==> flow/design.v <==
module subtractor_16bits(
    input [15:0] a,
    input [15:0] b,
    input bin,
    output [15:0] diff,
    output bout
);
    assign {bout, diff} = a - b - bin;
endmodule
module adder_16bits(
    input [15:0] a,
    input [15:0] b,
    input cin,
    output [15:0] sum,
    output cout
);
    assign {cout, sum} = a + b + cin;
endmodule
module multiplier_16bits(
    input [15:0] a,
    input [15:0] b,
    output [31:0] product
);
    assign product = a * b;
endmodule
module divider_16bits(
    input [15:0] dividend,
    input [15:0] divisor,
    output [15:0] quotient,
    output [15:0] remainder
);
    assign quotient = dividend / divisor;
    assign remainder = dividend % divisor;
endmodule
module dff_16bit (
    input      [15:0] d,
    input             clk,
    input             rstn,
    input             en,
    output reg [15:0] q
);
    always @(posedge clk) begin
        if (!rstn)
            q <= 16'b0;
        else if (en)
            q <= d;
    end
endmodule
module unified_computing_system (
    input      [15:0] d_a,           
    input      [15:0] d_b,           
    input      [1:0]  op_code,       
    input             clk,
    input             rstn,
    input             en_a,           
    input             en_b,           
    input             en_result,      
    input             cin,            
    input             bin,            
    output reg [31:0] result,         
    output reg [15:0] remainder,      
    output reg        cout,           
    output reg        bout,           
    output reg        overflow_flag,  
    output reg        error_flag      
);
    wire [15:0] q_a;            
    wire [15:0] q_b;            
    wire [15:0] sum_result;
    wire        sum_cout;
    wire [15:0] diff_result;
    wire        diff_bout;
    wire [31:0] product_result;
    wire [15:0] quotient_result;
    wire [15:0] remainder_result;
    reg [31:0] temp_result;
    reg [15:0] temp_remainder;
    reg        temp_cout;
    reg        temp_bout;
    reg        temp_overflow;
    reg        temp_error;
    dff_16bit register_a_inst (
        .d   (d_a),
        .clk (clk),
        .rstn(rstn),
        .en  (en_a),
        .q   (q_a)
    );
    dff_16bit register_b_inst (
        .d   (d_b),
        .clk (clk),
        .rstn(rstn),
        .en  (en_b),
        .q   (q_b)
    );
    adder_16bits adder_inst (
        .a   (q_a),
        .b   (q_b),
        .cin (cin),
        .sum (sum_result),
        .cout(sum_cout)
    );
    subtractor_16bits subtractor_inst (
        .a    (q_a),
        .b    (q_b),
        .bin  (bin),
        .diff (diff_result),
        .bout (diff_bout)
    );
    multiplier_16bits multiplier_inst (
        .a      (q_a),
        .b      (q_b),
        .product(product_result)
    );
    divider_16bits divider_inst (
        .dividend (q_a),
        .divisor  (q_b),
        .quotient (quotient_result),
        .remainder(remainder_result)
    );
    always @(*) begin
        temp_result = 32'b0;
        temp_remainder = 16'b0;
        temp_cout = 1'b0;
        temp_bout = 1'b0;
        temp_overflow = 1'b0;
        temp_error = 1'b0;
        case(op_code)
            2'b00: begin  
                temp_result = {16'b0, sum_result};
                temp_cout = sum_cout;
                if ((q_a[15] == q_b[15]) && (sum_result[15] != q_a[15])) begin
                    temp_overflow = 1'b1;
                end
            end
            2'b01: begin  
                temp_result = {16'b0, diff_result};
                temp_bout = diff_bout;
                if ((q_a[15] != q_b[15]) && (diff_result[15] != q_a[15])) begin
                    temp_overflow = 1'b1;
                end
            end
            2'b10: begin  
                temp_result = product_result;
                if (product_result[31:16] != 16'b0 && 
                    product_result[31:16] != 16'hFFFF) begin
                    temp_overflow = 1'b1;
                end
            end
            2'b11: begin  
                if (q_b == 16'b0) begin  
                    temp_result = 32'b0;
                    temp_error = 1'b1;
                end else begin
                    temp_result = {16'b0, quotient_result};  
                    temp_remainder = remainder_result;
                end
            end
            default: begin
            end
        endcase
    end
    always @(posedge clk) begin
        if (!rstn) begin
            result <= 32'b0;
            remainder <= 16'b0;
            cout <= 1'b0;
            bout <= 1'b0;
            overflow_flag <= 1'b0;
            error_flag <= 1'b0;
        end
        else if (en_result) begin
            result <= temp_result;
            remainder <= temp_remainder;
            cout <= temp_cout;
            bout <= temp_bout;
            overflow_flag <= temp_overflow;
            error_flag <= temp_error;
        end
    end
endmodule
### Tool chain data of unified_computing_system

Tool output for the design above, in the order of the flow.
Line numbers count from 1 in the design file above.
Operators: Yosys type, input widths -> output width; for muxes data width and select width s.
Library cell names are shortened.
A cell with -- has no value.

| design | value |
|---|---|
| top | unified_computing_system |
| clock port | clk |
| cell library | sky130hd |
| corner | tt_025C_1v80 |

### Word-level counts

Counts by Yosys on the flattened word-level netlist (proc, flatten, opt, wreduce; memories kept). Register bits leave out memories and registers merged into their read ports (data or address). Print and check cells are left out. Cells with the same type and inputs are merged into one.

| operators by class | value |
|---|---|
| reduce/logical cells | 9 |
| eq/ne operators | 8 |
| multiplexer cells | 12 |
| multiply operators | 1 |
| add/subtract/negate cells | 4 |
| divide/modulo/power cells | 2 |

Operators by type and width:

| kind | count |
|---|---|
| $mul 16x16->32 | 1 |
| $div 16x16->16 | 1 |
| $mod 16x16->16 | 1 |
| $pmux 32 s4 | 1 |
| $pmux 16 s2 | 1 |
| $mux 16 | 2 |
| $add 16x16->17 | 1 |
| $sub 16x16->17 | 1 |
| $add 17x1->17 | 1 |
| $sub 17x1->17 | 1 |
| $ne 16x16->1 const B | 1 |
| $logic_not 16->1 | 1 |
| $reduce_bool 16->1 | 1 |
| $reduce_or 3->1 | 3 |
| $pmux 1 s2 | 3 |
| $eq 2x2->1 const B | 2 |
| $pmux 1 s4 | 1 |
| $mux 1 | 4 |
| $ne 1x1->1 | 3 |
| $logic_and 1x1->1 | 3 |
| $eq 2x1->1 const B | 1 |
| $logic_not 2->1 | 1 |
| $eq 1x1->1 | 1 |

| bit counts | value |
|---|---|
| elaborated cells | 44 |
| bits in registers | 84 |
| bits of input ports | 41 |
| output and inout port bits | 52 |

### Logic depth

Depth = most cells in a row (Yosys ltp): at word level without a register or memory, in the mapped netlist without a sequential cell, where the memories' decode and read muxes count.

| logic depth | value |
|---|---|
| depth in word-level cells | 6 |
| ABC_AREA | 1 |
| depth in mapped cells | 247 |
| depth with buffers taken out | 242 |

### Synthesis result

The flow's flattened synthesis, as Yosys stat reports it; memories are mapped. The netlist is that of the ABC_AREA named above (0 if unset); the other value can give another one.
The area totals of this step are shown rounded.

Cell types:

| cell type | count | total area (um^2) |
|---|---|---|
| fa_1 | 199 | 3.98E+03 |
| ha_1 | 290 | 3,628.48 |
| nand2_1 | 761 | 2,856.49 |
| inv_1 | 601 | 2.26E+03 |
| dfxtp_1 | 84 | 1.68E+03 |
| a21oi_1 | 216 | 1.08E+03 |
| nand3_2 | 63 | 630.605 |
| nand3_1 | 107 | 535.514 |
| o21ai_0 | 102 | 510.49 |
| xor2_1 | 46 | 402.886 |
| nor2_1 | 102 | 382.867 |
| nand2_2 | 55 | 344.08 |
| xnor2_1 | 38 | 332.819 |
| clkbuf_1 | 79 | 296.534 |
| or2_2 | 44 | 275.264 |
| o21ai_1 | 30 | 150.144 |
| o21bai_1 | 18 | 135.13 |
| and2_1 | 19 | 118.864 |

Not listed: further types 50, cells in them 240.

| mapped netlist | value |
|---|---|
| cell area after synthesis | 21,000 um^2 |
| flip-flop cells | 84 |
| cell count | 3,094 |

### Path before layout

OpenSTA on the mapped netlist: ideal clock, no wires. The path of least setup slack (recovery checks aside). Input and output delay are each 20% of the period. Register names are those of the netlist, which keeps one name where synthesis merged equal registers.

| timing path after synthesis | value |
|---|---|
| path type | register to register |
| start | reg register_b_inst.q[0] |
| end | reg remainder[15] |
| path delay | 23.935 ns |
| arrival time | 23.817 ns |
| path buffers | 5 |
| clock period | 26.0 ns |
| setup slack | 2.065 ns |
| launch time at the first pin | 0.000 ns |
| stages on the path | 241 |
| synthesis period reached | 23.935 ns |

"path delay" = arrival - input delay + setup time.
"stages on the path": output pins that drive a net of the path, with the launching flip-flop's if there is one; two outputs of one cell count as two.
"synthesis period reached" is the clock period less the worst setup slack; recovery checks do not enter. This is arithmetic on one report: input and output delays are still those of the set period (20% each).
Between the ends stands the longest chain of elaborated cells between them, by number of cells; it is not shown to be the way that was timed. Of several equally long chains one is given.
A line is the first line of the expression or statement that the cell stems from. Yosys adds cells for indexed reads and writes and turns some case tables into memories.

| between the ends, after synthesis | value |
|---|---|
| path through | dfxtp_1 > inv_1 > ha_1 > nand2_1 > nor2_1 > nand2_1 > nor2_1 > nand2_1 > nand2_1 > nand2_1 > nand2_1 > inv_1 > ha_1 > nand2_1 > nand3_1 > nand2_1 > inv_1 > nand2_1 > [205 not listed] > ha_1 > nand3_1 > and2_1 > o221ai_1 > a21oi_1 > o21bai_1 > a21oi_1 > o21bai_1 > nand3_1 > nand2_1 > a21oi_1 > nor2_1 > nor2_1 > xnor2_1 > o21ai_0 > inv_1 > nand2_2 > a21oi_2 |
| length of the longest elaborated chain | 3 |

Ends and longest elaborated chain, after synthesis:

| element | line | text |
|---|---|---|
| start, declared | 40 | `output reg [15:0] q` |
| start, assigned | 44 | `q <= 16'b0;` |
| start, assigned | 46 | `q <= d;` |
| $mod 16x16->16 | 33 | `assign remainder = dividend % divisor;` |
| $mux 16 | 151 | `if (q_b == 16'b0) begin` |
| $pmux 16 s2 | 128 | `case(op_code)` |
| end, assigned | 166 | `remainder <= 16'b0;` |
| end, assigned | 174 | `remainder <= temp_remainder;` |
| end, declared | 61 | `output reg [15:0] remainder,` |

### Worst path after layout

Path of least setup slack in the final report of run 1 (OpenROAD, finished layout, wires in). Where an end is a register, its clock arrival counts in the times.

| timing path after layout | value |
|---|---|
| path type | register to register |
| start | reg register_b_inst.q[13] |
| end | reg remainder[14] |
| launch time at the first pin | 0.38 ns |
| stages on the path | 221 |
| arrival time | 24.82 ns |
| path buffers | 9 |
| setup slack | 1.51 ns |
| clock period | 26.0 ns |

Between the ends stands the longest chain of elaborated cells between them, by number of cells; it is not shown to be the way that was timed. Of several equally long chains one is given.

| between the ends, after layout | value |
|---|---|
| path through | dfxtp_1 > buf_4 > nor2_1 > nand2_1 > nor2_1 > nand2_1 > nand3_1 > nand2_2 > inv_1 > ha_4 > nand2_1 > inv_1 > o2111ai_2 > or2_1 > and2_4 > ha_4 > inv_1 > nor3_2 > [185 not listed] > ha_4 > nand2_1 > inv_1 > a221o_1 > nand3_1 > nand2_2 > nand3_2 > nand2_2 > nand3_2 > nand2_2 > inv_2 > o21ai_0 > inv_1 > o21ai_1 > or2_2 > a31oi_1 > nand2_1 > a21oi_2 |
| length of the longest elaborated chain | 3 |

Ends and longest elaborated chain, after layout:

| element | line | text |
|---|---|---|
| start, declared | 40 | `output reg [15:0] q` |
| start, assigned | 44 | `q <= 16'b0;` |
| start, assigned | 46 | `q <= d;` |
| $mod 16x16->16 | 33 | `assign remainder = dividend % divisor;` |
| $mux 16 | 151 | `if (q_b == 16'b0) begin` |
| $pmux 16 s2 | 128 | `case(op_code)` |
| end, assigned | 166 | `remainder <= 16'b0;` |
| end, assigned | 174 | `remainder <= temp_remainder;` |
| end, declared | 61 | `output reg [15:0] remainder,` |

Data sheet: physical implementation of unified_computing_system

Below are 4 stored runs of the flow (Yosys, OpenROAD; platform sky130hd) on unified_computing_system, each with its settings and what was measured, unordered. Constraints: input delay and output delay 20% of the set period each, output load 0.01 pF.
Results are given in rounded form.
Settings: - = not set for that run.

| run name | ABC_AREA | CELL_PAD_IN_SITES_DETAIL_PLACEMENT | CELL_PAD_IN_SITES_GLOBAL_PLACEMENT | CORE_ASPECT_RATIO | CORE_MARGIN | CORE_UTILIZATION | MAX_ROUTING_LAYER | PLACE_DENSITY_LB_ADDON | SETUP_SLACK_MARGIN | period_ns | CAP_MARGIN | SLEW_MARGIN | CTS_CLUSTER_DIAMETER | PLACE_DENSITY | TNS_END_PERCENT | setup slack of the worst path (ns) | standard-cell area after routing (um^2) | cell area after synthesis (um^2) | full die area (um^2) | setup total negative slack (ns) |
|---|---|---|---|---|---|---|---|---|---|---|---|---|---|---|---|---|---|---|---|---|
| run 1 | 1 | 0 | 1 | 0.54 | 4 | 41 | met5 | 0.13 | -0.27 | 26.0 | 20 | 20 | - | - | - | 1.5 | 25,000 | 21,000 | 56,000 | 0.000 |
| run 2 | 1 | 0 | 1 | 0.54 | 4 | 41 | met5 | 0.13 | 0.04 | 26.0 | 20 | 0 | 147 | - | - | 1.5 | 26,000 | 21,000 | 56,000 | 0.000 |
| run 3 | 0 | - | - | 1.18 | 2 | 55 | - | - | 4.24 | 19.2 | 0 | 20 | 161 | 0.6 | 30 | -5.9 | 28,000 | 20,000 | 38,000 | -110 |
| run 4 | - | - | - | - | 2 | 40 | - | - | 2.24 | 25.9 | 20 | 20 | - | - | - | 0.52 | 26,000 | 20,000 | 53,000 | 0.000 |
